==> flow/design.v <==
module part2 (
    clear,
    clock,
    digit,
    digit_valid,
    end_of_line,
    total,
    line_result
);
    input clear;
    input clock;
    input [3:0] digit;
    input digit_valid;
    input end_of_line;
    output [63:0] total;
    output [47:0] line_result;
    wire [63:0] _205;
    wire [47:0] _38;
    wire [43:0] _196;
    wire [47:0] _197;
    wire [47:0] _193;
    wire [47:0] _186;
    wire [47:0] _172;
    wire [47:0] _158;
    wire [47:0] _144;
    wire [47:0] _130;
    wire [47:0] _116;
    wire [47:0] _102;
    wire [47:0] _88;
    wire [47:0] _74;
    wire [47:0] _60;
    wire vdd;
    wire _3;
    wire _5;
    wire [47:0] _49;
    wire [3:0] _7;
    wire [47:0] _45;
    wire _46;
    wire _47;
    wire [47:0] _50;
    wire [47:0] _52;
    wire [47:0] _8;
    reg [47:0] _43;
    wire [47:0] _9;
    wire [95:0] _57;
    wire [47:0] _58;
    wire [47:0] _61;
    wire _62;
    wire _63;
    wire [47:0] _64;
    wire [47:0] _66;
    wire [47:0] _10;
    reg [47:0] _55;
    wire [47:0] _11;
    wire [95:0] _71;
    wire [47:0] _72;
    wire [47:0] _75;
    wire _76;
    wire _77;
    wire [47:0] _78;
    wire [47:0] _80;
    wire [47:0] _12;
    reg [47:0] _69;
    wire [47:0] _13;
    wire [95:0] _85;
    wire [47:0] _86;
    wire [47:0] _89;
    wire _90;
    wire _91;
    wire [47:0] _92;
    wire [47:0] _94;
    wire [47:0] _14;
    reg [47:0] _83;
    wire [47:0] _15;
    wire [95:0] _99;
    wire [47:0] _100;
    wire [47:0] _103;
    wire _104;
    wire _105;
    wire [47:0] _106;
    wire [47:0] _108;
    wire [47:0] _16;
    reg [47:0] _97;
    wire [47:0] _17;
    wire [95:0] _113;
    wire [47:0] _114;
    wire [47:0] _117;
    wire _118;
    wire _119;
    wire [47:0] _120;
    wire [47:0] _122;
    wire [47:0] _18;
    reg [47:0] _111;
    wire [47:0] _19;
    wire [95:0] _127;
    wire [47:0] _128;
    wire [47:0] _131;
    wire _132;
    wire _133;
    wire [47:0] _134;
    wire [47:0] _136;
    wire [47:0] _20;
    reg [47:0] _125;
    wire [47:0] _21;
    wire [95:0] _141;
    wire [47:0] _142;
    wire [47:0] _145;
    wire _146;
    wire _147;
    wire [47:0] _148;
    wire [47:0] _150;
    wire [47:0] _22;
    reg [47:0] _139;
    wire [47:0] _23;
    wire [95:0] _155;
    wire [47:0] _156;
    wire [47:0] _159;
    wire _160;
    wire _161;
    wire [47:0] _162;
    wire [47:0] _164;
    wire [47:0] _24;
    reg [47:0] _153;
    wire [47:0] _25;
    wire [95:0] _169;
    wire [47:0] _170;
    wire [47:0] _173;
    wire _174;
    wire _175;
    wire [47:0] _176;
    wire [47:0] _178;
    wire [47:0] _26;
    reg [47:0] _167;
    wire [47:0] _27;
    wire [95:0] _183;
    wire [47:0] _184;
    wire [47:0] _187;
    wire _188;
    wire _189;
    wire [47:0] _190;
    wire [47:0] _192;
    wire [47:0] _28;
    reg [47:0] _181;
    wire [47:0] _29;
    wire [95:0] _194;
    wire [47:0] _195;
    wire [47:0] _198;
    wire _199;
    wire _31;
    wire _200;
    wire [47:0] _201;
    wire _33;
    wire [47:0] _203;
    wire [47:0] _34;
    reg [47:0] _40;
    wire [15:0] _207;
    wire [63:0] _208;
    wire [63:0] _209;
    wire [63:0] _35;
    reg [63:0] _206;
    assign _205 = 64'b0000000000000000000000000000000000000000000000000000000000000000;
    assign _38 = 48'b000000000000000000000000000000000000000000000000;
    assign _196 = 44'b00000000000000000000000000000000000000000000;
    assign _197 = { _196,
                    _7 };
    assign _193 = 48'b000000000000000000000000000000000000000000001010;
    assign _186 = { _196,
                    _7 };
    assign _172 = { _196,
                    _7 };
    assign _158 = { _196,
                    _7 };
    assign _144 = { _196,
                    _7 };
    assign _130 = { _196,
                    _7 };
    assign _116 = { _196,
                    _7 };
    assign _102 = { _196,
                    _7 };
    assign _88 = { _196,
                   _7 };
    assign _74 = { _196,
                   _7 };
    assign _60 = { _196,
                   _7 };
    assign vdd = 1'b1;
    assign _3 = clear;
    assign _5 = clock;
    assign _49 = { _196,
                   _7 };
    assign _7 = digit;
    assign _45 = { _196,
                   _7 };
    assign _46 = _43 < _45;
    assign _47 = _31 & _46;
    assign _50 = _47 ? _49 : _43;
    assign _52 = _33 ? _38 : _50;
    assign _8 = _52;
    always @(posedge _5) begin
        if (_3)
            _43 <= _38;
        else
            _43 <= _8;
    end
    assign _9 = _43;
    assign _57 = _9 * _193;
    assign _58 = _57[47:0];
    assign _61 = _58 + _60;
    assign _62 = _55 < _61;
    assign _63 = _31 & _62;
    assign _64 = _63 ? _61 : _55;
    assign _66 = _33 ? _38 : _64;
    assign _10 = _66;
    always @(posedge _5) begin
        if (_3)
            _55 <= _38;
        else
            _55 <= _10;
    end
    assign _11 = _55;
    assign _71 = _11 * _193;
    assign _72 = _71[47:0];
    assign _75 = _72 + _74;
    assign _76 = _69 < _75;
    assign _77 = _31 & _76;
    assign _78 = _77 ? _75 : _69;
    assign _80 = _33 ? _38 : _78;
    assign _12 = _80;
    always @(posedge _5) begin
        if (_3)
            _69 <= _38;
        else
            _69 <= _12;
    end
    assign _13 = _69;
    assign _85 = _13 * _193;
    assign _86 = _85[47:0];
    assign _89 = _86 + _88;
    assign _90 = _83 < _89;
    assign _91 = _31 & _90;
    assign _92 = _91 ? _89 : _83;
    assign _94 = _33 ? _38 : _92;
    assign _14 = _94;
    always @(posedge _5) begin
        if (_3)
            _83 <= _38;
        else
            _83 <= _14;
    end
    assign _15 = _83;
    assign _99 = _15 * _193;
    assign _100 = _99[47:0];
    assign _103 = _100 + _102;
    assign _104 = _97 < _103;
    assign _105 = _31 & _104;
    assign _106 = _105 ? _103 : _97;
    assign _108 = _33 ? _38 : _106;
    assign _16 = _108;
    always @(posedge _5) begin
        if (_3)
            _97 <= _38;
        else
            _97 <= _16;
    end
    assign _17 = _97;
    assign _113 = _17 * _193;
    assign _114 = _113[47:0];
    assign _117 = _114 + _116;
    assign _118 = _111 < _117;
    assign _119 = _31 & _118;
    assign _120 = _119 ? _117 : _111;
    assign _122 = _33 ? _38 : _120;
    assign _18 = _122;
    always @(posedge _5) begin
        if (_3)
            _111 <= _38;
        else
            _111 <= _18;
    end
    assign _19 = _111;
    assign _127 = _19 * _193;
    assign _128 = _127[47:0];
    assign _131 = _128 + _130;
    assign _132 = _125 < _131;
    assign _133 = _31 & _132;
    assign _134 = _133 ? _131 : _125;
    assign _136 = _33 ? _38 : _134;
    assign _20 = _136;
    always @(posedge _5) begin
        if (_3)
            _125 <= _38;
        else
            _125 <= _20;
    end
    assign _21 = _125;
    assign _141 = _21 * _193;
    assign _142 = _141[47:0];
    assign _145 = _142 + _144;
    assign _146 = _139 < _145;
    assign _147 = _31 & _146;
    assign _148 = _147 ? _145 : _139;
    assign _150 = _33 ? _38 : _148;
    assign _22 = _150;
    always @(posedge _5) begin
        if (_3)
            _139 <= _38;
        else
            _139 <= _22;
    end
    assign _23 = _139;
    assign _155 = _23 * _193;
    assign _156 = _155[47:0];
    assign _159 = _156 + _158;
    assign _160 = _153 < _159;
    assign _161 = _31 & _160;
    assign _162 = _161 ? _159 : _153;
    assign _164 = _33 ? _38 : _162;
    assign _24 = _164;
    always @(posedge _5) begin
        if (_3)
            _153 <= _38;
        else
            _153 <= _24;
    end
    assign _25 = _153;
    assign _169 = _25 * _193;
    assign _170 = _169[47:0];
    assign _173 = _170 + _172;
    assign _174 = _167 < _173;
    assign _175 = _31 & _174;
    assign _176 = _175 ? _173 : _167;
    assign _178 = _33 ? _38 : _176;
    assign _26 = _178;
    always @(posedge _5) begin
        if (_3)
            _167 <= _38;
        else
            _167 <= _26;
    end
    assign _27 = _167;
    assign _183 = _27 * _193;
    assign _184 = _183[47:0];
    assign _187 = _184 + _186;
    assign _188 = _181 < _187;
    assign _189 = _31 & _188;
    assign _190 = _189 ? _187 : _181;
    assign _192 = _33 ? _38 : _190;
    assign _28 = _192;
    always @(posedge _5) begin
        if (_3)
            _181 <= _38;
        else
            _181 <= _28;
    end
    assign _29 = _181;
    assign _194 = _29 * _193;
    assign _195 = _194[47:0];
    assign _198 = _195 + _197;
    assign _199 = _40 < _198;
    assign _31 = digit_valid;
    assign _200 = _31 & _199;
    assign _201 = _200 ? _198 : _40;
    assign _33 = end_of_line;
    assign _203 = _33 ? _38 : _201;
    assign _34 = _203;
    always @(posedge _5) begin
        if (_3)
            _40 <= _38;
        else
            _40 <= _34;
    end
    assign _207 = 16'b0000000000000000;
    assign _208 = { _207,
                    _40 };
    assign _209 = _206 + _208;
    assign _35 = _209;
    always @(posedge _5) begin
        if (_3)
            _206 <= _205;
        else
            if (_33)
                _206 <= _35;
    end
    assign total = _206;
    assign line_result = _40;
endmodule
Ticket comment

From RTL to reports: part2:

Each step is given for the RTL above and for the edited RTL.
Lines under "unedited" count in the file above, lines under "edited" in the edited file.
"change": "edited" minus "unedited" as printed here. "rel. change": 100 x difference / "unedited".
Operators: Yosys type, input widths -> output width; for muxes data width and select width s.
Cell names lack the library's common part.
Not given: -

* design top: part2
* clock input: clock
* standard-cell library: sky130hd
* corner: tt_025C_1v80

Diff:

Unified diff, file above to edited file.
The edited RTL no longer does the same as the RTL above: the edit was made by script, with no optimisation intended.

```diff
@@ -329,5 +329,7 @@
     assign _173 = _170 + _172;
     assign _174 = _167 < _173;
-    assign _175 = _31 & _174;
+    reg _175_s1;
+    always @(posedge clock) _175_s1 <= _31 & _174;
+    assign _175 = _175_s1;
     assign _176 = _175 ? _173 : _167;
     assign _178 = _33 ? _38 : _176;
```

Elaborated design:

Yosys after proc, flatten, opt, wreduce and memory -nomap, before mapping. Enables and synchronous resets that opt folds into registers are not counted as muxes. Memory bits, and registers merged into a memory's read port (data or address), are not among the register bits. Print and check cells are not counted. Equal cells are merged and count once.

Bit counts
* input port bits: unedited 8, edited 8, change 0, rel. change 0.00%
* register bits: unedited 596, edited 597, change +1, rel. change +0.17%
* output and inout port bits: unedited 112, edited 112, change 0, rel. change 0.00%

Operators by class
* bitwise logic cells: unedited 12, edited 12, change 0, rel. change 0.00%
* magnitude comparators: unedited 12, edited 12, change 0, rel. change 0.00%
* $mul: unedited 11, edited 11, change 0, rel. change 0.00%
* add/subtract/negate cells: unedited 12, edited 12, change 0, rel. change 0.00%
* reduce/logical cells: unedited 1, edited 1, change 0, rel. change 0.00%

Operator list
* $and 1x1->1: unedited 12, edited 12, change 0, rel. change 0.00%
* $add 48x4->48: unedited 10, edited 10, change 0, rel. change 0.00%
* $lt 48x48->1: unedited 10, edited 10, change 0, rel. change 0.00%
* $mul 48x3->47 const B: unedited 10, edited 10, change 0, rel. change 0.00%
* $add 64x48->64: unedited 1, edited 1, change 0, rel. change 0.00%
* $add 8x4->9: unedited 1, edited 1, change 0, rel. change 0.00%
* $lt 4x4->1: unedited 1, edited 1, change 0, rel. change 0.00%
* $lt 48x9->1: unedited 1, edited 1, change 0, rel. change 0.00%
* $mul 4x3->7 const B: unedited 1, edited 1, change 0, rel. change 0.00%
* $reduce_or 2->1: unedited 1, edited 1, change 0, rel. change 0.00%

Logic depth:

Depth = most cells in a row (Yosys ltp): at word level without a register or memory, in the mapped netlist without a sequential cell, where the memories' decode and read muxes count.

Logic depth
* depth in word-level cells: unedited 4, edited 4, change 0, rel. change 0.00%
* ABC_AREA: unedited 0, edited 0
* depth in mapped cells: unedited 29, edited 29, change 0, rel. change 0.00%

Netlist:

The flow's flattened synthesis, as Yosys stat reports it; memories are mapped. The netlist is that of the ABC_AREA named above (0 if unset); the other value can give another one.

Synthesis totals
* buffer cells: unedited 258, edited 266, change +8, rel. change +3.10%
* sequential part of the area (µm²): unedited 8488.1, edited 8508.2, change +20.1, rel. change +0.24%
* cells in the netlist: unedited 6594, edited 6635, change +41, rel. change +0.62%
* cell area after synthesis (µm²): unedited 52425.3, edited 53198.5, change +773.2, rel. change +1.47%
* flip-flops: unedited 424, edited 425, change +1, rel. change +0.24%

Cell types
* nand2_1: unedited 448, edited 379, change -69, rel. change -15.40%
* nor2_1: unedited 604, edited 542, change -62, rel. change -10.26%
* a21o_1: unedited 260, edited 322, change +62, rel. change +23.85%
* o21ai_0: unedited 327, edited 286, change -41, rel. change -12.54%
* and2_1: unedited 68, edited 99, change +31, rel. change +45.59%
* xor2_1: unedited 237, edited 209, change -28, rel. change -11.81%
* nand4_1: unedited 145, edited 117, change -28, rel. change -19.31%
* a211oi_1: unedited 256, edited 231, change -25, rel. change -9.77%
* and3_1: unedited 58, edited 82, change +24, rel. change +41.38%
* nor3_1: unedited 157, edited 177, change +20, rel. change +12.74%
* inv_1: unedited 193, edited 211, change +18, rel. change +9.33%
* nand3_1: unedited 179, edited 196, change +17, rel. change +9.50%
* or3_1: unedited 61, edited 44, change -17, rel. change -27.87%
* nor2b_1: unedited 62, edited 77, change +15, rel. change +24.19%
* nor4_1: unedited 53, edited 68, change +15, rel. change +28.30%
* xnor2_1: unedited 305, edited 319, change +14, rel. change +4.59%
* o21a_1: unedited 72, edited 85, change +13, rel. change +18.06%
* and4_1: unedited 18, edited 31, change +13, rel. change +72.22%

The list need not be complete.

Timing after synthesis:

OpenSTA on the mapped netlist: ideal clock, no wires. The path of least setup slack (recovery checks aside). Input and output delay are each 20% of the period. Register names are those of the netlist, which keeps one name where synthesis merged equal registers.

Timing path after synthesis
* path type: unedited register -> register, edited register -> register
* start: unedited register _181[1], edited register _111[1]
* end: unedited register _40[30], edited register _125[0]
* stages: unedited 29, edited 26, change -3, rel. change -10.34%
* library setup time (ns): unedited 0.086, edited 0.128, change +0.042
* delay of the path (ns): unedited 6.804, edited 6.514, change -0.290, rel. change -4.26%
* arrival time (ns): unedited 6.718, edited 6.386, change -0.332, rel. change -4.94%
* launch time at the first pin (ns): unedited 0.000, edited 0.000, change 0.000
* period (ns): unedited 6.5, edited 6.5, change 0.0, rel. change 0.00%
* setup slack (ns): unedited -0.303, edited -0.014, change +0.289
* synthesis period reached (ns): unedited 6.803, edited 6.514, change -0.289, rel. change -4.25%

"delay of the path" = arrival - input delay + setup time.
"stages" counts driving pins, that of a launching flip-flop among them; a cell with two outputs on the path counts twice.
"synthesis period reached" is the clock period less the worst setup slack; recovery checks do not enter. This is arithmetic on one report: input and output delays are still those of the set period (20% each).
Between the ends stands the longest chain of elaborated cells between them, by number of cells; it is not shown to be the way that was timed. Of several equally long chains one is given.
Each line given opens the expression or statement behind the cell; cells for indexed reads and writes are added by Yosys, which also makes memories of some case tables.

Between the ends, after synthesis, unedited:
* cells stage by stage: dfxtp_1 ha_1 ha_1 inv_1 fa_1 xnor2_1 nand3b_1 nor3_1 o2111ai_1 nor4_1 and4b_1 nor3b_1 or4b_1 buf_2 nor3_1 xor2_1 ha_1 a21o_1 a21o_1 a21o_1 a21o_1 a21o_1 a21o_1 a221o_1 a31oi_1 clkbuf_1 clkbuf_1 nor2_1 a211oi_1
* cells in the longest elaborated chain: 4
* elaborated cells on any way between the ends: 4
* source lines of those cells: 4
* classes of those cells: 1 x add/sub; 1 x mul; 1 x compare; 1 x logic

RTL lines, path after synthesis, unedited
* from (decl): line 143 `reg [47:0] _181;`
* from (assign): line 352 `_181 <= _38;`
* from (assign): line 354 `_181 <= _28;`
* $mul 48x3->47: line 357 `assign _194 = _29 * _193;`
* $add 48x4->48: line 359 `assign _198 = _195 + _197;`
* $lt 48x48->1: line 360 `assign _199 = _40 < _198;`
* $and 1x1->1: line 362 `assign _200 = _31 & _199;`
* to (assign): line 369 `_40 <= _38;`
* to (assign): line 371 `_40 <= _34;`
* to (decl): line 155 `reg [47:0] _40;`

Between the ends, after synthesis, edited:
* cells stage by stage: dfxtp_1 ha_1 ha_1 fa_1 a21oi_1 o21ai_0 a211oi_2 o21ai_0 a31oi_1 xor2_1 or3b_2 nor4_1 nand2_1 xor2_1 ha_1 a21o_1 a21o_1 a21o_1 a211oi_1 o21ai_0 a221o_1 or3_1 o21bai_1 clkbuf_1 mux2i_1 nor2_1
* cells in the longest elaborated chain: 4
* elaborated cells on any way between the ends: 4
* source lines of those cells: 4
* classes of those cells: 1 x add/sub; 1 x mul; 1 x compare; 1 x logic

RTL lines, path after synthesis, edited
* from (decl): line 93 `reg [47:0] _111;`
* from (assign): line 277 `_111 <= _38;`
* from (assign): line 279 `_111 <= _18;`
* $mul 48x3->47: line 282 `assign _127 = _19 * _193;`
* $add 48x4->48: line 284 `assign _131 = _128 + _130;`
* $lt 48x48->1: line 285 `assign _132 = _125 < _131;`
* $and 1x1->1: line 286 `assign _133 = _31 & _132;`
* to (assign): line 292 `_125 <= _38;`
* to (assign): line 294 `_125 <= _20;`
* to (decl): line 103 `reg [47:0] _125;`

Timing after layout:

From the final timing report of each run of pair 1: the path of least setup slack in the routed layout; clock arrival at registers is part of the times.

Timing path post-layout
* path type: unedited register -> register, edited register -> register
* start: unedited register _181[3], edited register _181[3]
* end: unedited register _40[15], edited register _40[2]
* library setup time (ns): unedited 0.12, edited 0.11, change -0.01
* period (ns): unedited 6.5, edited 6.5, change 0.0, rel. change 0.00%
* setup slack (ns): unedited 0.20, edited 0.16, change -0.04
* stages: unedited 30, edited 29, change -1, rel. change -3.33%
* launch time at the first pin (ns): unedited 0.65, edited 0.63, change -0.02, rel. change -3.08%
* arrival time (ns): unedited 6.83, edited 6.87, change +0.04, rel. change +0.59%

Between the ends stands the longest chain of elaborated cells between them, by number of cells; it is not shown to be the way that was timed. Of several equally long chains one is given.

Between the ends, post-layout, unedited:
* cells stage by stage: dfxtp_4 ha_4 ha_4 inv_2 fa_2 nor2b_4 o31a_1 o211ai_1 nand3_2 buf_6 a21oi_4 o31ai_2 xor2_1 or4b_4 buf_8 nor4_4 xnor2_1 ha_1 a21o_1 a21o_1 a21o_1 a21o_1 a21o_1 a221o_1 a31oi_4 buf_6 clkbuf_16 buf_4 clkbuf_16 a211oi_2
* cells in the longest elaborated chain: 4
* elaborated cells on any way between the ends: 4
* source lines of those cells: 4
* classes of those cells: 1 x add/sub; 1 x mul; 1 x compare; 1 x logic

RTL lines, path post-layout, unedited
* from (decl): line 143 `reg [47:0] _181;`
* from (assign): line 352 `_181 <= _38;`
* from (assign): line 354 `_181 <= _28;`
* $mul 48x3->47: line 357 `assign _194 = _29 * _193;`
* $add 48x4->48: line 359 `assign _198 = _195 + _197;`
* $lt 48x48->1: line 360 `assign _199 = _40 < _198;`
* $and 1x1->1: line 362 `assign _200 = _31 & _199;`
* to (assign): line 369 `_40 <= _38;`
* to (assign): line 371 `_40 <= _34;`
* to (decl): line 155 `reg [47:0] _40;`

Between the ends, post-layout, edited:
* cells stage by stage: dfxtp_2 ha_1 ha_2 inv_1 fa_1 nor2b_2 o2111a_2 o41ai_4 buf_4 a211oi_4 nor2_1 xor2_1 nor4b_2 or4b_4 buf_4 nor3_2 xnor2_1 ha_1 a21o_1 a21o_1 a21o_1 a21oi_1 nor2b_1 o21ai_0 and3b_2 o31a_4 clkbuf_16 mux2i_1 nor2_1
* cells in the longest elaborated chain: 4
* elaborated cells on any way between the ends: 4
* source lines of those cells: 4
* classes of those cells: 1 x add/sub; 1 x mul; 1 x compare; 1 x logic

RTL lines, path post-layout, edited
* from (decl): line 143 `reg [47:0] _181;`
* from (assign): line 354 `_181 <= _38;`
* from (assign): line 356 `_181 <= _28;`
* $mul 48x3->47: line 359 `assign _194 = _29 * _193;`
* $add 48x4->48: line 361 `assign _198 = _195 + _197;`
* $lt 48x48->1: line 362 `assign _199 = _40 < _198;`
* $and 1x1->1: line 364 `assign _200 = _31 & _199;`
* to (assign): line 371 `_40 <= _38;`
* to (assign): line 373 `_40 <= _34;`
* to (decl): line 155 `reg [47:0] _40;`

Measured runs:

Both versions went through the flow (Yosys, OpenROAD) with the same settings in each pair. Constraints: input delay and output delay 20% of the set period each, output load 0.01 pF.

Flow settings, pair 1:
* CORE_UTILIZATION: 40
* period_ns: 6.5
* CAP_MARGIN: 20
* CORE_MARGIN: 2
* SLEW_MARGIN: 20

Measured results, pair 1
* chip area after synthesis (Yosys) (µm²): unedited 52425.3, edited 53198.5, change +773.2, rel. change +1.47%
* final worst hold slack (ns): unedited 0.465, edited 0.499, change +0.034
* final design utilization (%): unedited 47.4, edited 46.1, change -1.3
* standard-cell area after layout (µm²): unedited 61469.0, edited 60694.5, change -774.5, rel. change -1.26%
* total power after layout (mW): unedited 16.483, edited 18.175, change +1.692, rel. change +10.27%
* setup slack of the critical path (ns): unedited 0.200, edited 0.164, change -0.036
* summed negative setup slack (ns): unedited 0.000, edited 0.000, change 0.000
* clock period achieved (ns): unedited 6.300, edited 6.336, change +0.036, rel. change +0.57%
* area inside the die boundary (µm²): unedited 133974.0, edited 135929.0, change +1955.0, rel. change +1.46%

Flow settings, pair 2:
* CORE_ASPECT_RATIO: 0.94
* CORE_MARGIN: 8
* CORE_UTILIZATION: 35
* MIN_ROUTING_LAYER: met1
* period_ns: 6.2
* CAP_MARGIN: 20
* SLEW_MARGIN: 20

Measured results, pair 2
* chip area after synthesis (Yosys) (µm²): unedited 52425.3, edited 53198.5, change +773.2, rel. change +1.47%
* final worst hold slack (ns): unedited 0.483, edited 0.490, change +0.007
* final design utilization (%): unedited 43.8, edited 42.6, change -1.2
* standard-cell area after layout (µm²): unedited 65101.2, edited 64254.1, change -847.1, rel. change -1.30%
* total power after layout (mW): unedited 19.211, edited 20.528, change +1.317, rel. change +6.86%
* setup slack of the critical path (ns): unedited -0.108, edited 0.128, change +0.236
* summed negative setup slack (ns): unedited -1.195, edited 0.000, change +1.195
* clock period achieved (ns): unedited 6.308, edited 6.072, change -0.236, rel. change -3.74%
* area inside the die boundary (µm²): unedited 162433.0, edited 164733.0, change +2300.0, rel. change +1.42%

"clock period achieved" = clock period - worst setup slack. The figure is calculated, with input and output delays left at 20% of the set period.
By "total power after layout" is meant OpenSTA's value without simulated activity: inputs other than the clock are taken to toggle once in ten clock periods, and the tool carries that through the logic.
